==> flow/design.v <==
module RandomNumberGenerator(clk, rst, load, key_x, seed_r, seed_g, seed_b, Rout, Gout, Bout, Key_ready);
    input wire clk;
    input wire rst;
    input wire load;                  
    input wire [15:0] key_x;          
    input wire [15:0] seed_r;         
    input wire [15:0] seed_g;
    input wire [15:0] seed_b;
    output reg [7:0] Rout;
    output reg [7:0] Gout;
    output reg [7:0] Bout;
    output reg Key_ready;
    wire Rout_bit;
    wire Gout_bit;
    wire Bout_bit;
    reg[15:0] Rlfsr;
    reg[15:0] Glfsr;
    reg[15:0] Blfsr;
    reg [2:0] bit_count;
    wire Rfeedback_lfsr;
    wire Gfeedback_lfsr;
    wire Bfeedback_lfsr;
    wire Rout_lfsr;
    wire Gout_lfsr;
    wire Bout_lfsr;
    reg signed [15:0] x; 
    reg signed [31:0] x_square; 
    reg signed [31:0] x_mult;  
    reg signed [15:0] x_next;
    wire out_chaotic;
    assign Rfeedback_lfsr = Rlfsr[15] ^ Rlfsr[13] ^ Rlfsr[12] ^ Rlfsr[10]; 
    assign Gfeedback_lfsr = Glfsr[15] ^ Glfsr[13] ^ Glfsr[12] ^ Glfsr[10]; 
    assign Bfeedback_lfsr = Blfsr[15] ^ Blfsr[13] ^ Blfsr[12] ^ Blfsr[10]; 
    assign Rout_lfsr = Rlfsr[15];
    assign Gout_lfsr = Glfsr[15];
    assign Bout_lfsr = Blfsr[15];
    assign out_chaotic = x_next[15];
    assign Rout_bit = Rout_lfsr ^ out_chaotic;
    assign Gout_bit = Gout_lfsr ^ out_chaotic;
    assign Bout_bit = Bout_lfsr ^ out_chaotic;
    always @(posedge clk or posedge rst) begin
        if (rst) begin
            Rlfsr <= 16'b0000000000000001;
            Glfsr <= 16'b0000000000000010;
            Blfsr <= 16'b0000000000000011;
            x <= 16'sh7EF0;                          
            Rout <= 8'b0;
            Gout <= 8'b0;
            Bout <= 8'b0;
            Key_ready <= 0;
            bit_count <=0;
            x_square <= 0;
            x_next <= 0;
            x_mult <= 0;
        end
        else if (load) begin
            Rlfsr <= seed_r;
            Glfsr <= seed_g;
            Blfsr <= seed_b;
            x <= key_x;
            Rout <= 8'b0;
            Gout <= 8'b0;
            Bout <= 8'b0;
            Key_ready <= 0;
            bit_count <=0;
            x_square <= 0;
            x_next <= 0;
            x_mult <= 0;
        end
        else begin
            Rlfsr <= {Rlfsr[14:0], Rfeedback_lfsr};
            Glfsr <= {Glfsr[14:0], Gfeedback_lfsr};
            Blfsr <= {Blfsr[14:0], Bfeedback_lfsr};
            Rout <= {Rout[6:0], Rout_bit};
            Gout <= {Gout[6:0], Gout_bit};
            Bout <= {Bout[6:0], Bout_bit};
            if (bit_count == 3'd7) begin
                Key_ready <= 1;   
                bit_count <= 0;
            end 
            else begin
                Key_ready <= 0;
                bit_count <= bit_count + 1;
            end
            x_square <= x * x;                        
            x_mult <= x_square <<< 1;                 
            x_next <= 16'sh7FFF - x_mult[30:15];      
            x <= x_next;
        end
    end
endmodule
* Step by step through the tools: RandomNumberGenerator
What the tools print for RandomNumberGenerator, step after step. Lines are those of the file above, counted from 1. The mark n/a stands for no value.
Design: top RandomNumberGenerator, clock clk, library sky130hd, corner tt_025C_1v80

* Word level
Yosys after proc, flatten, opt, wreduce and memory -nomap, before mapping. Enables and synchronous resets that opt folds into registers are not counted as muxes. Memory bits, and registers merged into a memory's read port (data or address), are not among the register bits. Print and check cells are not counted. Equal cells are merged and count once.
Operators by class: eq/ne operators 1, add/sub/neg operators 2, multiply operators 1, muxes and demuxes 14, bitwise logic cells 12
Operators by type and width (number):
- 16-bit by 16-bit multiplier with 30-bit output | 1
- 16-bit two-way mux | 5
- 31-bit two-way mux | 1
- 30-bit two-way mux | 1
- 8-bit two-way mux | 3
- 15-bit by 16-bit subtractor with 16-bit output with constant A | 1
- 1-bit XOR | 12
- 3-bit two-way mux | 2
- 3-bit by 1-bit adder with 3-bit output with constant B | 1
- 3-bit == test with constant B | 1
- 1-bit two-way mux | 2
Bit counts: input port bits 67, register bits after elaboration 169, word-level cells 42

* Depth
Depth = most cells in a row (Yosys ltp): at word level without a register or memory, in the mapped netlist without a sequential cell, where the memories' decode and read muxes count.
Depth: depth after elaboration 4, ABC_AREA 0, mapped depth 24, mapped depth without buffers 22

* Mapped cells and area
Source: synth_stat.txt of the flow (Yosys; design flattened, memories mapped). It holds for the ABC_AREA given above (unset counts as 0); a run with the other value may have another netlist.
Mapped netlist: cell count 1217, mapped flip-flops 140, cell area after synthesis 13075.0 um^2
Cell types:
- sky130_fd_sc_hd__fa_1 | number 223, area in all 4.46E+03 um^2
- sky130_fd_sc_hd__dfrtp_1 | number 126, area in all 3.15E+03 um^2
- sky130_fd_sc_hd__inv_1 | number 313, area in all 1.17E+03 um^2
- sky130_fd_sc_hd__ha_1 | number 85, area in all 1063.52 um^2
- sky130_fd_sc_hd__mux2_2 | number 64, area in all 720.691 um^2
- sky130_fd_sc_hd__dfstp_2 | number 14, area in all 367.853 um^2
- sky130_fd_sc_hd__xnor2_1 | number 34, area in all 297.786 um^2
- sky130_fd_sc_hd__nand2_1 | number 79, area in all 296.534 um^2
- sky130_fd_sc_hd__nor2b_1 | number 45, area in all 281.52 um^2
- sky130_fd_sc_hd__nor2_1 | number 66, area in all 247.738 um^2
- sky130_fd_sc_hd__and2_1 | number 36, area in all 225.216 um^2
- sky130_fd_sc_hd__clkbuf_1 | number 30, area in all 112.608 um^2
- sky130_fd_sc_hd__a21oi_1 | number 14, area in all 70.067 um^2
- sky130_fd_sc_hd__nor3_1 | number 12, area in all 60.058 um^2
- sky130_fd_sc_hd__o21ai_0 | number 12, area in all 60.058 um^2
- sky130_fd_sc_hd__a21o_1 | number 7, area in all 52.55 um^2
- sky130_fd_sc_hd__xor2_1 | number 6, area in all 52.55 um^2
- sky130_fd_sc_hd__nand2b_1 | number 6, area in all 37.536 um^2
Not listed: further types 25, cells in them 45.

* Path before layout
OpenSTA on the mapped netlist: ideal clock, no wires. The path of least setup slack (recovery checks aside). Input and output delay are each 20% of the period. Register names are those of the netlist, which keeps one name where synthesis merged equal registers.
Timing after synthesis: path kind reg-to-reg, start point reg x[15], end point reg x_square[28], stages 19, path delay 6084 ps, buffers on the path 1, path slack 3917 ps, launch time at the first pin 0 ps, data arrival time 5956 ps, period 10000 ps, synthesis period reached 6083 ps
"path delay" is the arrival time less input delay plus setup time. "stages" counts driving pins, that of a launching flip-flop among them; a cell with two outputs on the path counts twice. "synthesis period reached" is the clock period less the worst setup slack; recovery checks do not enter. This is arithmetic on one report: input and output delays are still those of the set period (20% each). The rows between start and end are the longest chain of elaborated cells between them; the timing report does not say that the signal goes this way. Where chains are equally long, one stands for them. Each line given opens the expression or statement behind the cell; cells for indexed reads and writes are added by Yosys, which also makes memories of some case tables. A register here has more assigning lines than the two given.
On the way, after synthesis: path through sky130_fd_sc_hd__dfrtp_1 sky130_fd_sc_hd__inv_1 sky130_fd_sc_hd__buf_1 sky130_fd_sc_hd__nor2_1 sky130_fd_sc_hd__fa_1 sky130_fd_sc_hd__inv_1 sky130_fd_sc_hd__fa_1 sky130_fd_sc_hd__inv_1 sky130_fd_sc_hd__fa_1 sky130_fd_sc_hd__fa_1 sky130_fd_sc_hd__fa_1 sky130_fd_sc_hd__fa_1 sky130_fd_sc_hd__ha_1 sky130_fd_sc_hd__and3_1 sky130_fd_sc_hd__a22o_1 sky130_fd_sc_hd__a21oi_2 sky130_fd_sc_hd__a211oi_4 sky130_fd_sc_hd__o41ai_2 sky130_fd_sc_hd__mux2_1, length of the longest elaborated chain 2, elaborated cells on any way between the ends 2, RTL lines with such cells 2
Ends and longest elaborated chain, after synthesis:
- start, declared | line 26 | reg signed [15:0] x;
- start, assigned | line 60 | x <= key_x;
- start, assigned | line 88 | x <= x_next;
- 16-bit by 16-bit multiplier with 30-bit output | line 85 | x_square <= x * x;
- 30-bit two-way mux | line 56 | else if (load) begin
- end, assigned | line 52 | x_square <= 0;
- end, assigned | line 85

* Timing after layout
Path of least setup slack in the final report of record 1 (OpenROAD, finished layout, wires in). Where an end is a register, its clock arrival counts in the times. The path's times are printed in steps of 10 ps; the period is the one set.
Timing after layout: path kind reg-to-reg, start point reg x[5], end point reg x_square[28], stages 21, path slack -1710 ps, launch time at the first pin 420 ps, data arrival time 6100 ps, period 4090 ps, buffers on the path 2
The rows between start and end are the longest chain of elaborated cells between them; the timing report does not say that the signal goes this way. Where chains are equally long, one stands for them. A register here has more assigning lines than the two given.
On the way, after layout: path through sky130_fd_sc_hd__dfstp_4 sky130_fd_sc_hd__buf_12 sky130_fd_sc_hd__buf_6 sky130_fd_sc_hd__nand2_4 sky130_fd_sc_hd__fa_1 sky130_fd_sc_hd__fa_1 sky130_fd_sc_hd__fa_1 sky130_fd_sc_hd__inv_1 sky130_fd_sc_hd__fa_1 sky130_fd_sc_hd__fa_1 sky130_fd_sc_hd__inv_1 sky130_fd_sc_hd__fa_1 sky130_fd_sc_hd__inv_2 sky130_fd_sc_hd__ha_4 sky130_fd_sc_hd__a21oi_2 sky130_fd_sc_hd__o21ai_2 sky130_fd_sc_hd__a22o_1 sky130_fd_sc_hd__a21oi_4 sky130_fd_sc_hd__a211oi_4 sky130_fd_sc_hd__o41ai_2 sky130_fd_sc_hd__mux2_1, length of the longest elaborated chain 2, elaborated cells on any way between the ends 2, RTL lines with such cells 2
Ends and longest elaborated chain, after layout:
- start, declared | line 26 | reg signed [15:0] x;
- start, assigned | line 60 | x <= key_x;
- start, assigned | line 88 | x <= x_next;
- 16-bit by 16-bit multiplier with 30-bit output | line 85 | x_square <= x * x;
- 30-bit two-way mux | line 56 | else if (load) begin
- end, assigned | line 52 | x_square <= 0;
- end, assigned | line 85

# Flow runs of RandomNumberGenerator

4 stored runs of RandomNumberGenerator in the flow (synthesis by Yosys, layout by OpenROAD, sky130hd cells), in arbitrary order. Constraints: input delay and output delay 20% of the set period each, output load 0.01 pF.
By "reached clock period" is meant the clock period of the run minus its worst setup slack. This is arithmetic on one report: input and output delays are still those of the set period (20% each).

[record 1] flow files
==> flow/run.sh <==
#!/bin/bash
# the make line also repeats the synthesis and layout settings of config.mk as NAME=value (left out here)
make -C /OpenROAD-flow-scripts/flow DESIGN_CONFIG=/design/flow/config.mk WORK_HOME=/design/flow/orfs CLKGATE_MAP_FILE= finish
==> flow/config.mk <==
export PLATFORM = sky130hd
export DESIGN_NAME = RandomNumberGenerator
export DESIGN_NICKNAME = RandomNumberGenerator
export VERILOG_FILES = /design/flow/design.v
export SDC_FILE = /design/flow/constraint.sdc
export NUM_CORES = 4
export LEC_CHECK = 0
export ABC_AREA = 0
export CAP_MARGIN = 25
export CELL_PAD_IN_SITES_GLOBAL_PLACEMENT = 1
export CORE_ASPECT_RATIO = 1.73
export CORE_MARGIN = 2
export CORE_UTILIZATION = 40
export CTS_CLUSTER_SIZE = 56
export GPL_ROUTABILITY_DRIVEN = 0
export GPL_TIMING_DRIVEN = 1
export MAX_ROUTING_LAYER = met4
export SLEW_MARGIN = 20
export TNS_END_PERCENT = 90
==> flow/constraint.sdc <==
create_clock -name core_clock -period 4.09 [get_ports {clk}]
set_input_delay 0.8180 -clock core_clock [delete_from_list [all_inputs] [get_ports {clk}]]
set_output_delay 0.8180 -clock core_clock [all_outputs]
set_load 0.01 [all_outputs]

[record 1] result: standard-cell area after layout 17118.9 um^2; reached clock period 5800 ps; chip area in the Yosys report 13075.0 um^2; full die area 34203.8 um^2; worst setup slack after layout -1710 ps

[record 2] flow files
==> flow/run.sh <==
#!/bin/bash
# the make line also repeats the synthesis and layout settings of config.mk as NAME=value (left out here)
make -C /OpenROAD-flow-scripts/flow DESIGN_CONFIG=/design/flow/config.mk WORK_HOME=/design/flow/orfs CLKGATE_MAP_FILE= finish
==> flow/config.mk <==
export PLATFORM = sky130hd
export DESIGN_NAME = RandomNumberGenerator
export DESIGN_NICKNAME = RandomNumberGenerator
export VERILOG_FILES = /design/flow/design.v
export SDC_FILE = /design/flow/constraint.sdc
export NUM_CORES = 4
export LEC_CHECK = 0
export ABC_AREA = 1
export CAP_MARGIN = 0
export CORE_MARGIN = 2
export CORE_UTILIZATION = 23
export CTS_CLUSTER_SIZE = 40
export GPL_ROUTABILITY_DRIVEN = 0
export GPL_TIMING_DRIVEN = 0
export HOLD_SLACK_MARGIN = 0.2
export SLEW_MARGIN = 10
export TNS_END_PERCENT = 5
==> flow/constraint.sdc <==
create_clock -name core_clock -period 10.0 [get_ports {clk}]
set_input_delay 2.0000 -clock core_clock [delete_from_list [all_inputs] [get_ports {clk}]]
set_output_delay 2.0000 -clock core_clock [all_outputs]
set_load 0.01 [all_outputs]

[record 2] result: standard-cell area after layout 16570.9 um^2; reached clock period 6843 ps; chip area in the Yosys report 14036.0 um^2; full die area 63018.6 um^2; worst setup slack after layout 3157 ps

[record 3] flow files
==> flow/run.sh <==
#!/bin/bash
# the make line also repeats the synthesis and layout settings of config.mk as NAME=value (left out here)
make -C /OpenROAD-flow-scripts/flow DESIGN_CONFIG=/design/flow/config.mk WORK_HOME=/design/flow/orfs CLKGATE_MAP_FILE= finish
==> flow/config.mk <==
export PLATFORM = sky130hd
export DESIGN_NAME = RandomNumberGenerator
export DESIGN_NICKNAME = RandomNumberGenerator
export VERILOG_FILES = /design/flow/design.v
export SDC_FILE = /design/flow/constraint.sdc
export NUM_CORES = 4
export LEC_CHECK = 0
export CAP_MARGIN = 20
export CORE_MARGIN = 2
export CORE_UTILIZATION = 66
export SLEW_MARGIN = 20
==> flow/constraint.sdc <==
create_clock -name core_clock -period 6.91 [get_ports {clk}]
set_input_delay 1.3820 -clock core_clock [delete_from_list [all_inputs] [get_ports {clk}]]
set_output_delay 1.3820 -clock core_clock [all_outputs]
set_load 0.01 [all_outputs]

[record 3] result: standard-cell area after layout 14864.3 um^2; reached clock period 6328 ps; chip area in the Yosys report 13075.0 um^2; full die area 20952.6 um^2; worst setup slack after layout 582 ps

[record 4] flow files
==> flow/run.sh <==
#!/bin/bash
# the make line also repeats the synthesis and layout settings of config.mk as NAME=value (left out here)
make -C /OpenROAD-flow-scripts/flow DESIGN_CONFIG=/design/flow/config.mk WORK_HOME=/design/flow/orfs CLKGATE_MAP_FILE= finish
==> flow/config.mk <==
export PLATFORM = sky130hd
export DESIGN_NAME = RandomNumberGenerator
export DESIGN_NICKNAME = RandomNumberGenerator
export VERILOG_FILES = /design/flow/design.v
export SDC_FILE = /design/flow/constraint.sdc
export NUM_CORES = 4
export LEC_CHECK = 0
export ABC_AREA = 1
export CAP_MARGIN = 0
export CELL_PAD_IN_SITES_DETAIL_PLACEMENT = 1
export CORE_ASPECT_RATIO = 0.81
export CORE_MARGIN = 2
export CORE_UTILIZATION = 37
export CTS_CLUSTER_SIZE = 40
export GPL_ROUTABILITY_DRIVEN = 1
export GPL_TIMING_DRIVEN = 1
export MIN_ROUTING_LAYER = met2
export PLACE_DENSITY_LB_ADDON = 0.15
export SLEW_MARGIN = 10
export TNS_END_PERCENT = 5
==> flow/constraint.sdc <==
create_clock -name core_clock -period 6.24 [get_ports {clk}]
set_input_delay 1.2480 -clock core_clock [delete_from_list [all_inputs] [get_ports {clk}]]
set_output_delay 1.2480 -clock core_clock [all_outputs]
set_load 0.01 [all_outputs]

[record 4] result: standard-cell area after layout 16300.6 um^2; reached clock period 6030 ps; chip area in the Yosys report 14036.0 um^2; full die area 39517.3 um^2; worst setup slack after layout 210 ps
